==> flow/design.v <==
module sig_altmult_add
(
	input signed [15:0] dataa, datab, datac, datad,
	input 		clock, aclr,
	output reg 	[32:0] result
);
	reg signed	[15:0] dataa_reg, datab_reg, datac_reg, datad_reg;
	reg signed	[31:0] mult0_result, mult1_result;
	always @ (posedge clock or posedge aclr) begin
    	if (aclr) begin
			dataa_reg <= {16{1'b0}};
			datab_reg <= {16{1'b0}};
			datac_reg <= {16{1'b0}};
			datad_reg <= {16{1'b0}};
			mult0_result <= {32{1'b0}};
			mult1_result <= {32{1'b0}};
			result <= {33{1'b0}};
		end
		else begin
			dataa_reg <= dataa;
			datab_reg <= datab;
			datac_reg <= datac;
			datad_reg <= datad;
			mult0_result <= dataa_reg * datab_reg;
			mult1_result <= datac_reg * datad_reg;
			result <= mult0_result + mult1_result;
		end
	end
endmodule
# Step by step through the tools: sig_altmult_add
# The steps from the RTL of sig_altmult_add to its reports follow in flow order.
# Line numbers count from 1 in the design file above.
# Operators: Yosys type, input widths -> output width; for muxes data width and select width s.
# Cell names lack the library's common part.
# A cell with n/a has no value.
# inputs
top_module,sig_altmult_add
clock,clock
cell_library,sky130hd
pvt_corner,tt_025C_1v80

# Word level
# Counts by Yosys on the flattened word-level netlist (proc, flatten, opt, wreduce; memories kept). Register bits leave out memories and registers merged into their read ports (data or address); mux counts leave out enables and synchronous resets folded into registers. Print and check cells are left out. Cells with the same type and inputs are merged into one.
# word_totals
ff_bits,161
# op_classes
addsub,1
mul,2
# op_table
op,n
$mul 16x16->32,2
$add 32x32->33,1

# Depth
# Depth = most cells in a row (Yosys ltp): at word level without a register or memory, in the mapped netlist without a sequential cell, where the memories' decode and read muxes count.
# logic_depth
ltp_word,1
abc_area,0
mapped_depth,24
ltp_nobuf,23

# Synthesis result
# Source: synth_stat.txt of the flow (Yosys; design flattened, memories mapped). It holds for the ABC_AREA given above (unset counts as 0); a run with the other value may have another netlist.
# Totals and module areas in this step are rounded.
# mapped
cell_count,2596
yosys_area_um2,25500
seq_area_um2,4030
buffers,76
ff_cells,161
# types
cell_type,n,area_total_um2
fa_1,525,1.05E+04
dfrtp_1,161,4.03E+03
ha_1,196,2.45E+03
inv_1,617,2.32E+03
and2_1,246,1.54E+03
nand2_1,275,1032.24
xnor2_1,66,578.054
a21oi_1,59,295.283
nor2_1,75,281.52
a21o_1,37,277.766
clkbuf_1,69,258.998
xor2_1,23,201.443
o21ai_0,31,155.149
o21a_1,15,112.608
nand2b_1,17,106.352
nor3_1,20,100.096
nand3_1,17,85.082
a31oi_1,13,81.328
# Not listed: further types 53, cells in them 134.

# Path before layout
# Path of least setup slack by OpenSTA after synthesis, without wires, with an ideal clock, recovery checks aside; 20% of the period is set as input and as output delay. Where synthesis merged equal registers, the netlist keeps one of their names.
# synth_timing
path_kind,flip-flop to flip-flop
from,register datac_reg[15]
to,register mult1_result[31]
delay_ns,6.279
t_first_pin_ns,0.000
arrival_time_ns,6.199
slack_ns,0.721
setup_time_ns,0.080
clock_period_ns,7.0
path_stages,22
n_path_buf,2
period_less_setup_slack_ns,6.279
# "delay_ns" is the arrival time less input delay plus setup time.
# "path_stages": output pins that drive a net of the path, with the launching flip-flop's if there is one; two outputs of one cell count as two.
# "period_less_setup_slack_ns" = period - worst setup slack (recovery checks aside). The figure is calculated, with input and output delays left at 20% of the set period.
# Between the ends stands the longest chain of elaborated cells between them, by number of cells; it is not shown to be the way that was timed. Of several equally long chains one is given.
# Each line given opens the expression or statement behind the cell; cells for indexed reads and writes are added by Yosys, which also makes memories of some case tables.
# synth_via
cell_sequence,dfrtp_1 > clkbuf_1 > nand2_1 > inv_1 > fa_1 > fa_1 > fa_1 > fa_1 > fa_1 > inv_1 > fa_1 > inv_1 > ha_1 > clkbuf_1 > o21a_1 > o21ai_0 > o221a_2 > a21boi_0 > a2111oi_2 > o31ai_1 > a21oi_1 > xnor2_1
elab_chain_cells,1
cone_cells,1
lines_between,1
cone_classes,1 x mul
# synth_rtl
item,line_no,rtl
"start, declared",7,"reg signed [15:0] dataa_reg, datab_reg, datac_reg, datad_reg;"
"start, assigned",13,datac_reg <= {16{1'b0}};
"start, assigned",22,datac_reg <= datac;
$mul 16x16->32,25,mult1_result <= datac_reg * datad_reg;
"end, assigned",16,mult1_result <= {32{1'b0}};
"end, assigned",25,
"end, declared",8,"reg signed [31:0] mult0_result, mult1_result;"

# Timing after layout
# From the final timing report of entry A: the path of least setup slack in the routed layout; clock arrival at registers is part of the times.
# layout_timing
path_kind,flip-flop to flip-flop
from,register dataa_reg[7]
to,register mult0_result[28]
arrival_time_ns,7.52
path_stages,20
clock_period_ns,7.58
t_first_pin_ns,0.52
n_path_buf,1
setup_time_ns,0.13
slack_ns,0.45
# Between the ends stands the longest chain of elaborated cells between them, by number of cells; it is not shown to be the way that was timed. Of several equally long chains one is given.
# layout_via
cell_sequence,dfrtp_1 > buf_4 > and2_1 > fa_1 > inv_1 > fa_1 > fa_1 > inv_1 > fa_1 > fa_1 > inv_1 > fa_1 > inv_1 > ha_1 > a2111o_1 > a2111oi_2 > o21bai_1 > a221oi_1 > o41ai_1 > xor2_1
elab_chain_cells,1
cone_cells,1
lines_between,1
cone_classes,1 x mul
# layout_rtl
item,line_no,rtl
"start, declared",7,"reg signed [15:0] dataa_reg, datab_reg, datac_reg, datad_reg;"
"start, assigned",11,dataa_reg <= {16{1'b0}};
"start, assigned",20,dataa_reg <= dataa;
$mul 16x16->32,24,mult0_result <= dataa_reg * datab_reg;
"end, assigned",15,mult0_result <= {32{1'b0}};
"end, assigned",24,
"end, declared",8,"reg signed [31:0] mult0_result, mult1_result;"

# Stored flow runs of sig_altmult_add (4 of them; Yosys, OpenROAD, sky130hd). They differ in their settings and are not a sequence. Constraints: input delay and output delay 20% of the set period each, output load 0.01 pF.
# "period_less_ws_ns" is the run's clock period less its worst setup slack. It is reckoned from that one timing run; input and output delays stay at 20% of the period that was set.
# "worst_path_allowed_less_slack_ns" means the part of the period allowed to the worst setup path (the constraints hold back 20% at inputs and 20% at outputs) less its slack; where the path has registers, the arrival times of their clocks count too.
# The results are shown rounded.
# Among the settings, - means not set for that run.
# Among the results, - means that no value is shown for the run.
run,CELL_PAD_IN_SITES_GLOBAL_PLACEMENT,CORE_UTILIZATION,GPL_TIMING_DRIVEN,MIN_ROUTING_LAYER,PLACE_DENSITY_LB_ADDON,SLEW_MARGIN,period_ns,CAP_MARGIN,CORE_MARGIN,CELL_PAD_IN_SITES_DETAIL_PLACEMENT,CORE_ASPECT_RATIO,HOLD_SLACK_MARGIN,MAX_ROUTING_LAYER,SETUP_SLACK_MARGIN,ABC_AREA,CTS_CLUSTER_DIAMETER,CTS_CLUSTER_SIZE,TNS_END_PERCENT,timing.setup.ws_ns,synth_chip_area_um2,period_less_ws_ns,worst_path_allowed_less_slack_ns,path_kind,worst_hold_slack_ns,die_footprint_um2,utilization_pct,layout_stdcell_area_um2
entry A,2,21,1,met2,0.01,30,7.58,20,2,-,-,-,-,-,-,-,-,-,0.449,25500,7.131,7.13,flip-flop to flip-flop,0.508,124000,24.2,29100
entry B,0,40,1,-,0.2,10,11.5,20,6,1,0.77,0.16,met4,3.33,-,-,-,-,4.55,25500,6.955,6.95,flip-flop to flip-flop,0.498,70100,44.6,27900
entry C,1,27,-,-,0.11,20,4.23,20,2,0,-,-,-,-,0,68,80,45,-1.67,25500,5.903,5.90,flip-flop to flip-flop,0.470,97000,35.6,33300
entry D,3,65,1,met1,0.28,20,11.5,20,2,-,-,0.17,-,0.34,-,-,-,45,-,-,-,-,-,-,-,-,-
# Entry D: no final report: placement broke off with FLW-0024
